==> flow/design.v <==
module cordic(clk, angle, sine, cosine);
  input clk;
  input signed [31:0] angle;  
  output signed [15:0] sine;  
  output signed [15:0] cosine;
  reg signed [15:0] x [0:12];
  reg signed [15:0] y [0:12];
  reg signed [31:0] z [0:12];
  parameter scaling_factor = 19896;  
  wire [1:0] sector;
  assign sector = angle[31:30];
  assign sine = y[12];
  assign cosine = x[12];
  wire signed [31:0] theta [0:12];
  assign theta [ 0] = 'h20000000;   
  assign theta [ 1] = 'h12E4051D;   
  assign theta [ 2] = 'h9FB385B;    
  assign theta [ 3] = 'h51111D4;    
  assign theta [ 4] = 'h28B0D43;    
  assign theta [ 5] = 'h145D7E1;    
  assign theta [ 6] = 'hA2F61E;     
  assign theta [ 7] = 'h517C55;     
  assign theta [ 8] = 'h28BE53;     
  assign theta [ 9] = 'h145F2E;     
  assign theta [10] = 'hA2F98;      
  assign theta [11] = 'h517CC;      
  assign theta [12] = 'h28BE6;      
  always @(posedge clk)
  begin 
    if (sector == 2'b00) begin
	  x[0] <= scaling_factor;
      y[0] <= 0;
      z[0] <= angle;      
    end
    else if  (sector == 2'b11) begin
	  x[0] <= scaling_factor;
      y[0] <= 0;
      z[0] <= angle;      
    end      
    else if (sector == 2'b01) begin
      x[0] <= -0;
      y[0] <= scaling_factor;
      z[0] <= {2'b00,angle[29:0]};      
    end
    else if (sector == 2'b10) begin
      x[0] <= 0;
      y[0] <= -scaling_factor;
      z[0] <= {2'b11,angle[29:0]};
    end
  end
  genvar i;
  generate
    for (i=0; i<13; i=i+1)
      begin
        wire sgn; 
	assign sgn = z[i][31];  
	wire signed [15:0] xnew, ynew;
        assign xnew = x[i] >>> i;  
        assign ynew = y[i] >>> i;
        always @(posedge clk)
          begin
            if (sgn==1)
              begin
                x[i+1] <= x[i]+ynew;
                y[i+1] <= y[i]-xnew;
                z[i+1] <= z[i]+theta[i];
              end
            else
              begin
                x[i+1] <= x[i]-ynew;
                y[i+1] <= y[i]+xnew;
                z[i+1] <= z[i]-theta[i];
              end
          end
      end
  endgenerate
endmodule
==> From RTL to reports: cordic <==
Each step is given for the RTL above and for the edited RTL.
"before" refers to lines of the RTL above, "after" to lines of the edited file.
"delta": "after" minus "before" as printed here.
{ "design": {"design": "cordic", "clk_port": "clk", "library": "sky130hd", "corner": "tt_025C_1v80"} }

==> The edit <==
Unified diff, file above to edited file.
This change comes from a script, not from a designer; no optimisation was intended.
begin of diff
@@ -43,5 +43,5 @@
       z[0] <= {2'b00,angle[29:0]};      
     end
-    else if (sector == 2'b10) begin
+    else begin
       x[0] <= 0;
       y[0] <= -scaling_factor;
end of diff

==> Word level <==
Counts by Yosys on the flattened word-level netlist (proc, flatten, opt, wreduce). Print and check cells are left out. Cells with the same type and inputs are merged into one.
{ "classes": {"columns": ["item", "before", "after", "delta"], "rows": [
  ["n_mux", 43, 40, -3],
  ["n_addsub", 69, 69, 0],
  ["equal", 3, 2, -1],
  ["reduce_logical", 5, 2, -3]
]} }
{ "op_table": {"columns": ["cell", "before", "after", "delta"], "rows": [
  ["2-to-1 mux 15 bit", 4, 1, -3],
  ["2-to-1 mux 16 bit", 24, 25, 1],
  ["2-to-1 mux 32 bit", 15, 14, -1],
  ["== test 2 bit with constant B", 2, 1, -1],
  ["nonzero test 2 bit", 1, 0, -1],
  ["nonzero test 4 bit", 1, 0, -1],
  ["OR reduction 3 bit", 1, 0, -1]
]} }
Operator kinds equal on both sides are left out: 49.
{ "word_totals": {"columns": ["item", "before", "after", "delta"], "rows": [
  ["in_bits", 33, 33, 0],
  ["output_inout_bits", 32, 32, 0],
  ["elab_cells", 159, 151, -8],
  ["reg_bits", 785, 800, 15]
]} }

==> Depth <==
Yosys ltp: most cells in a row. Word level: on the elaborated netlist, between registers, memories and ports. Mapped: between sequential cells and ports; inverters and the memories' decode and read muxes count.
{ "depth": {"columns": ["item", "before", "after", "delta"], "rows": [
  ["ltp_word", 5, 4, -1],
  ["abc_area", "0", "0", null],
  ["depth_mapped", 16, 15, -1],
  ["ltp_nobuf", 16, 15, -1]
]} }

==> Synthesis result <==
The flow's flattened synthesis, as Yosys stat reports it; memories are mapped. The netlist is that of the ABC_AREA named above (0 if unset); the other value can give another one.
{ "by_type": {"columns": ["cell", "before", "after", "delta"], "rows": [
  ["sky130_fd_sc_hd__nand2_1", 246, 317, 71],
  ["sky130_fd_sc_hd__nor2_1", 338, 408, 70],
  ["sky130_fd_sc_hd__o21ai_0", 200, 264, 64],
  ["sky130_fd_sc_hd__or3_1", 16, 54, 38],
  ["sky130_fd_sc_hd__a211oi_1", 27, 60, 33],
  ["sky130_fd_sc_hd__o31ai_1", 19, 47, 28],
  ["sky130_fd_sc_hd__inv_1", 282, 308, 26],
  ["sky130_fd_sc_hd__nor3_1", 128, 152, 24],
  ["sky130_fd_sc_hd__o211ai_1", 12, 36, 24],
  ["sky130_fd_sc_hd__xor2_1", 245, 223, -22],
  ["sky130_fd_sc_hd__clkbuf_1", 58, 77, 19],
  ["sky130_fd_sc_hd__o21ai_1", 25, 6, -19],
  ["sky130_fd_sc_hd__a21o_1", 238, 220, -18],
  ["sky130_fd_sc_hd__nand3_1", 92, 110, 18],
  ["sky130_fd_sc_hd__a2111oi_0", 1, 16, 15],
  ["sky130_fd_sc_hd__nand2b_1", 56, 43, -13],
  ["sky130_fd_sc_hd__buf_1", 4, 15, 11],
  ["sky130_fd_sc_hd__nor2b_1", 57, 67, 10]
]} }
Cell types equal on both sides are left out: 12.
The list need not be complete.
{ "synth_totals": {"columns": ["item", "before", "after", "delta"], "rows": [
  ["n_buf", 63, 93, 30],
  ["stdcells", 5156, 5607, 451],
  ["seq_area_um2", 14493.9, 14493.9, 0.0],
  ["ff_cells", 724, 724, 0],
  ["yosys_area_um2", 46605.9, 49065.8, 2459.9]
]} }

==> Worst setup path after synthesis <==
Path of least setup slack by OpenSTA after synthesis, without wires, with an ideal clock, recovery checks aside; 20% of the period is set as input and as output delay. Where synthesis merged equal registers, the netlist keeps one of their names.
{ "synth_path": {"columns": ["item", "before", "after", "delta"], "rows": [
  ["kind", "register to register", "register to register", null],
  ["startpoint", "reg z[4][31]", "reg z[2][31]", null],
  ["endpoint", "reg z[5][30]", "reg y[3][15]", null],
  ["t_first_pin_ns", 0.000, 0.000, 0.000],
  ["path_stages", 15, 14, -1],
  ["n_path_buf", 2, 1, -1],
  ["delay_ns", 3.883, 3.665, -0.218],
  ["path_slack_ns", -0.383, -0.165, 0.218],
  ["setup_ns", 0.072, 0.120, 0.048],
  ["arrival_ns", 3.811, 3.545, -0.266],
  ["clock_period_ns", 3.5, 3.5, 0.0],
  ["t_required_ns", 3.428, 3.380, -0.048],
  ["synth_period_reached_ns", 3.883, 3.665, -0.218]
]} }
"delay_ns" is the arrival time less input delay plus setup time.
"path_stages": output pins that drive a net of the path, with the launching flip-flop's if there is one; two outputs of one cell count as two.
"synth_period_reached_ns" is the clock period less the worst setup slack; recovery checks do not enter. This is arithmetic on one report: input and output delays are still those of the set period (20% each).
Between the ends stands the longest chain of elaborated cells between them, by number of cells; it is not shown to be the way that was timed. Of several equally long chains one is given.
Each line given opens the expression or statement behind the cell; cells for indexed reads and writes are added by Yosys, which also makes memories of some case tables.
{ "synth_via_before": {"cell_sequence": "sky130_fd_sc_hd__dfxtp_1 -> sky130_fd_sc_hd__clkbuf_1 -> sky130_fd_sc_hd__clkbuf_1 -> sky130_fd_sc_hd__inv_1 -> sky130_fd_sc_hd__fa_1 -> sky130_fd_sc_hd__nor2b_1 -> sky130_fd_sc_hd__o31ai_1 -> sky130_fd_sc_hd__a211oi_1 -> sky130_fd_sc_hd__o211ai_1 -> sky130_fd_sc_hd__a211oi_1 -> sky130_fd_sc_hd__a21oi_1 -> sky130_fd_sc_hd__o311ai_1 -> sky130_fd_sc_hd__a31oi_1 -> sky130_fd_sc_hd__o21bai_1 -> sky130_fd_sc_hd__xor2_1", "elab_chain_len": 1, "cone_cells": 1, "lines_between": 1, "classes_between": "mux: 1"} }
{ "synth_rtl_before": {"columns": ["item", "line_no", "rtl"], "rows": [
  ["start: declaration", 8, "reg signed [31:0] z [0:12];"],
  ["start: assignment", 66, "z[i+1] <= z[i]+theta[i];"],
  ["start: assignment", 72, "z[i+1] <= z[i]-theta[i];"],
  ["2-to-1 mux 32 bit", 62, "if (sgn==1)"],
  ["end: assignment", 66, null],
  ["end: assignment", 72, null],
  ["end: declaration", 8, null]
]} }
{ "synth_via_after": {"cell_sequence": "sky130_fd_sc_hd__dfxtp_1 -> sky130_fd_sc_hd__clkbuf_1 -> sky130_fd_sc_hd__inv_1 -> sky130_fd_sc_hd__o21ai_0 -> sky130_fd_sc_hd__xor2_1 -> sky130_fd_sc_hd__ha_1 -> sky130_fd_sc_hd__and4b_1 -> sky130_fd_sc_hd__a221o_1 -> sky130_fd_sc_hd__o41ai_2 -> sky130_fd_sc_hd__o21ai_0 -> sky130_fd_sc_hd__o31ai_1 -> sky130_fd_sc_hd__o21ai_0 -> sky130_fd_sc_hd__a21oi_1 -> sky130_fd_sc_hd__xnor2_1", "elab_chain_len": 1, "cone_cells": 1, "lines_between": 1, "classes_between": "mux: 1"} }
{ "synth_rtl_after": {"columns": ["item", "line_no", "rtl"], "rows": [
  ["start: declaration", 8, "reg signed [31:0] z [0:12];"],
  ["start: assignment", 66, "z[i+1] <= z[i]+theta[i];"],
  ["start: assignment", 72, "z[i+1] <= z[i]-theta[i];"],
  ["2-to-1 mux 16 bit", 62, "if (sgn==1)"],
  ["end: assignment", 65, "y[i+1] <= y[i]-xnew;"],
  ["end: assignment", 71, "y[i+1] <= y[i]+xnew;"],
  ["end: declaration", 7, "reg signed [15:0] y [0:12];"]
]} }

==> Timing after layout <==
Path of least setup slack in the final report of each run of pair 1 (OpenROAD, finished layout, wires in). Where an end is a register, its clock arrival counts in the times.
{ "layout_path": {"columns": ["item", "before", "after", "delta"], "rows": [
  ["kind", "register to register", "register to register", null],
  ["startpoint", "reg z[3][31]", "reg y[10][11]", null],
  ["endpoint", "reg z[4][29]", "reg x[11][14]", null],
  ["clock_period_ns", 3.41, 3.41, 0.00],
  ["path_stages", 14, 13, -1],
  ["setup_ns", 0.07, 0.07, 0.00],
  ["t_required_ns", 3.97, 4.02, 0.05],
  ["t_first_pin_ns", 0.62, 0.68, 0.06],
  ["path_slack_ns", 0.17, 0.19, 0.02],
  ["arrival_ns", 3.80, 3.83, 0.03],
  ["n_path_buf", 1, 0, -1]
]} }
Between the ends stands the longest chain of elaborated cells between them, by number of cells; it is not shown to be the way that was timed. Of several equally long chains one is given.
{ "layout_via_before": {"cell_sequence": "sky130_fd_sc_hd__dfxtp_4 -> sky130_fd_sc_hd__clkinvlp_4 -> sky130_fd_sc_hd__buf_4 -> sky130_fd_sc_hd__ha_4 -> sky130_fd_sc_hd__a21o_1 -> sky130_fd_sc_hd__a221o_1 -> sky130_fd_sc_hd__a21oi_1 -> sky130_fd_sc_hd__o31a_2 -> sky130_fd_sc_hd__o31ai_1 -> sky130_fd_sc_hd__a31o_1 -> sky130_fd_sc_hd__a221o_1 -> sky130_fd_sc_hd__a21o_1 -> sky130_fd_sc_hd__a21oi_2 -> sky130_fd_sc_hd__xnor2_1", "elab_chain_len": 1, "cone_cells": 1, "lines_between": 1, "classes_between": "mux: 1"} }
{ "layout_rtl_before": {"columns": ["item", "line_no", "rtl"], "rows": [
  ["start: declaration", 8, "reg signed [31:0] z [0:12];"],
  ["start: assignment", 66, "z[i+1] <= z[i]+theta[i];"],
  ["start: assignment", 72, "z[i+1] <= z[i]-theta[i];"],
  ["2-to-1 mux 32 bit", 62, "if (sgn==1)"],
  ["end: assignment", 66, null],
  ["end: assignment", 72, null],
  ["end: declaration", 8, null]
]} }
{ "layout_via_after": {"cell_sequence": "sky130_fd_sc_hd__dfxtp_2 -> sky130_fd_sc_hd__inv_1 -> sky130_fd_sc_hd__ha_1 -> sky130_fd_sc_hd__mux2_2 -> sky130_fd_sc_hd__fa_1 -> sky130_fd_sc_hd__a21o_1 -> sky130_fd_sc_hd__a21oi_1 -> sky130_fd_sc_hd__o21ai_0 -> sky130_fd_sc_hd__a221o_1 -> sky130_fd_sc_hd__a2111oi_2 -> sky130_fd_sc_hd__o21bai_1 -> sky130_fd_sc_hd__a21oi_1 -> sky130_fd_sc_hd__xnor2_1", "elab_chain_len": 2, "cone_cells": 3, "lines_between": 3, "classes_between": "add/sub: 2; mux: 1"} }
{ "layout_rtl_after": {"columns": ["item", "line_no", "rtl"], "rows": [
  ["start: declaration", 7, "reg signed [15:0] y [0:12];"],
  ["start: assignment", 65, "y[i+1] <= y[i]-xnew;"],
  ["start: assignment", 71, "y[i+1] <= y[i]+xnew;"],
  ["subtractor 16 x 6 -> 16 bit", 70, "x[i+1] <= x[i]-ynew;"],
  ["2-to-1 mux 16 bit", 62, "if (sgn==1)"],
  ["end: assignment", 64, "x[i+1] <= x[i]+ynew;"],
  ["end: assignment", 70, null],
  ["end: declaration", 6, "reg signed [15:0] x [0:12];"]
]} }

==> Flow runs <==
Both versions went through the flow (Yosys, OpenROAD) with the same settings in each pair. Constraints: input delay and output delay 20% of the set period each, output load 0.01 pF.
{ "flow_settings_pair_1": {"CORE_UTILIZATION": 40, "period_ns": 3.41, "CAP_MARGIN": 20, "CORE_MARGIN": 2, "SLEW_MARGIN": 20} }
{ "results_pair_1": {"columns": ["item", "before", "after", "delta"], "rows": [
  ["achievedPeriod_ns", 3.244, 3.220, -0.024],
  ["holdWs_ns", 0.325, 0.318, -0.007],
  ["post_synth_area_um2", 46605.9, 49065.8, 2459.9],
  ["dieArea_um2", 119260.0, 125482.0, 6222.0],
  ["setup_ws_ns", 0.166, 0.190, 0.024],
  ["tns_setup_ns", 0.000, 0.000, 0.000],
  ["stdcell_area_um2", 53548.9, 55406.9, 1858.0]
]} }
{ "flow_settings_pair_2": {"CELL_PAD_IN_SITES_DETAIL_PLACEMENT": 0, "CELL_PAD_IN_SITES_GLOBAL_PLACEMENT": 0, "CORE_MARGIN": 10, "CORE_UTILIZATION": 20, "GPL_ROUTABILITY_DRIVEN": 0, "PLACE_DENSITY_LB_ADDON": 0.28, "SETUP_SLACK_MARGIN": 1.37, "SLEW_MARGIN": 40, "period_ns": 5.33, "CAP_MARGIN": 20} }
{ "results_pair_2": {"columns": ["item", "before", "after", "delta"], "rows": [
  ["achievedPeriod_ns", 3.773, 3.602, -0.171],
  ["holdWs_ns", 0.325, 0.325, 0.000],
  ["post_synth_area_um2", 46605.9, 49065.8, 2459.9],
  ["dieArea_um2", 252737.0, 265539.0, 12802.0],
  ["setup_ws_ns", 1.557, 1.728, 0.171],
  ["tns_setup_ns", 0.000, 0.000, 0.000],
  ["stdcell_area_um2", 53775.3, 56116.3, 2341.0]
]} }
By "achievedPeriod_ns" is meant the clock period of the run minus its worst setup slack. This is arithmetic on one report: input and output delays are still those of the set period (20% each).
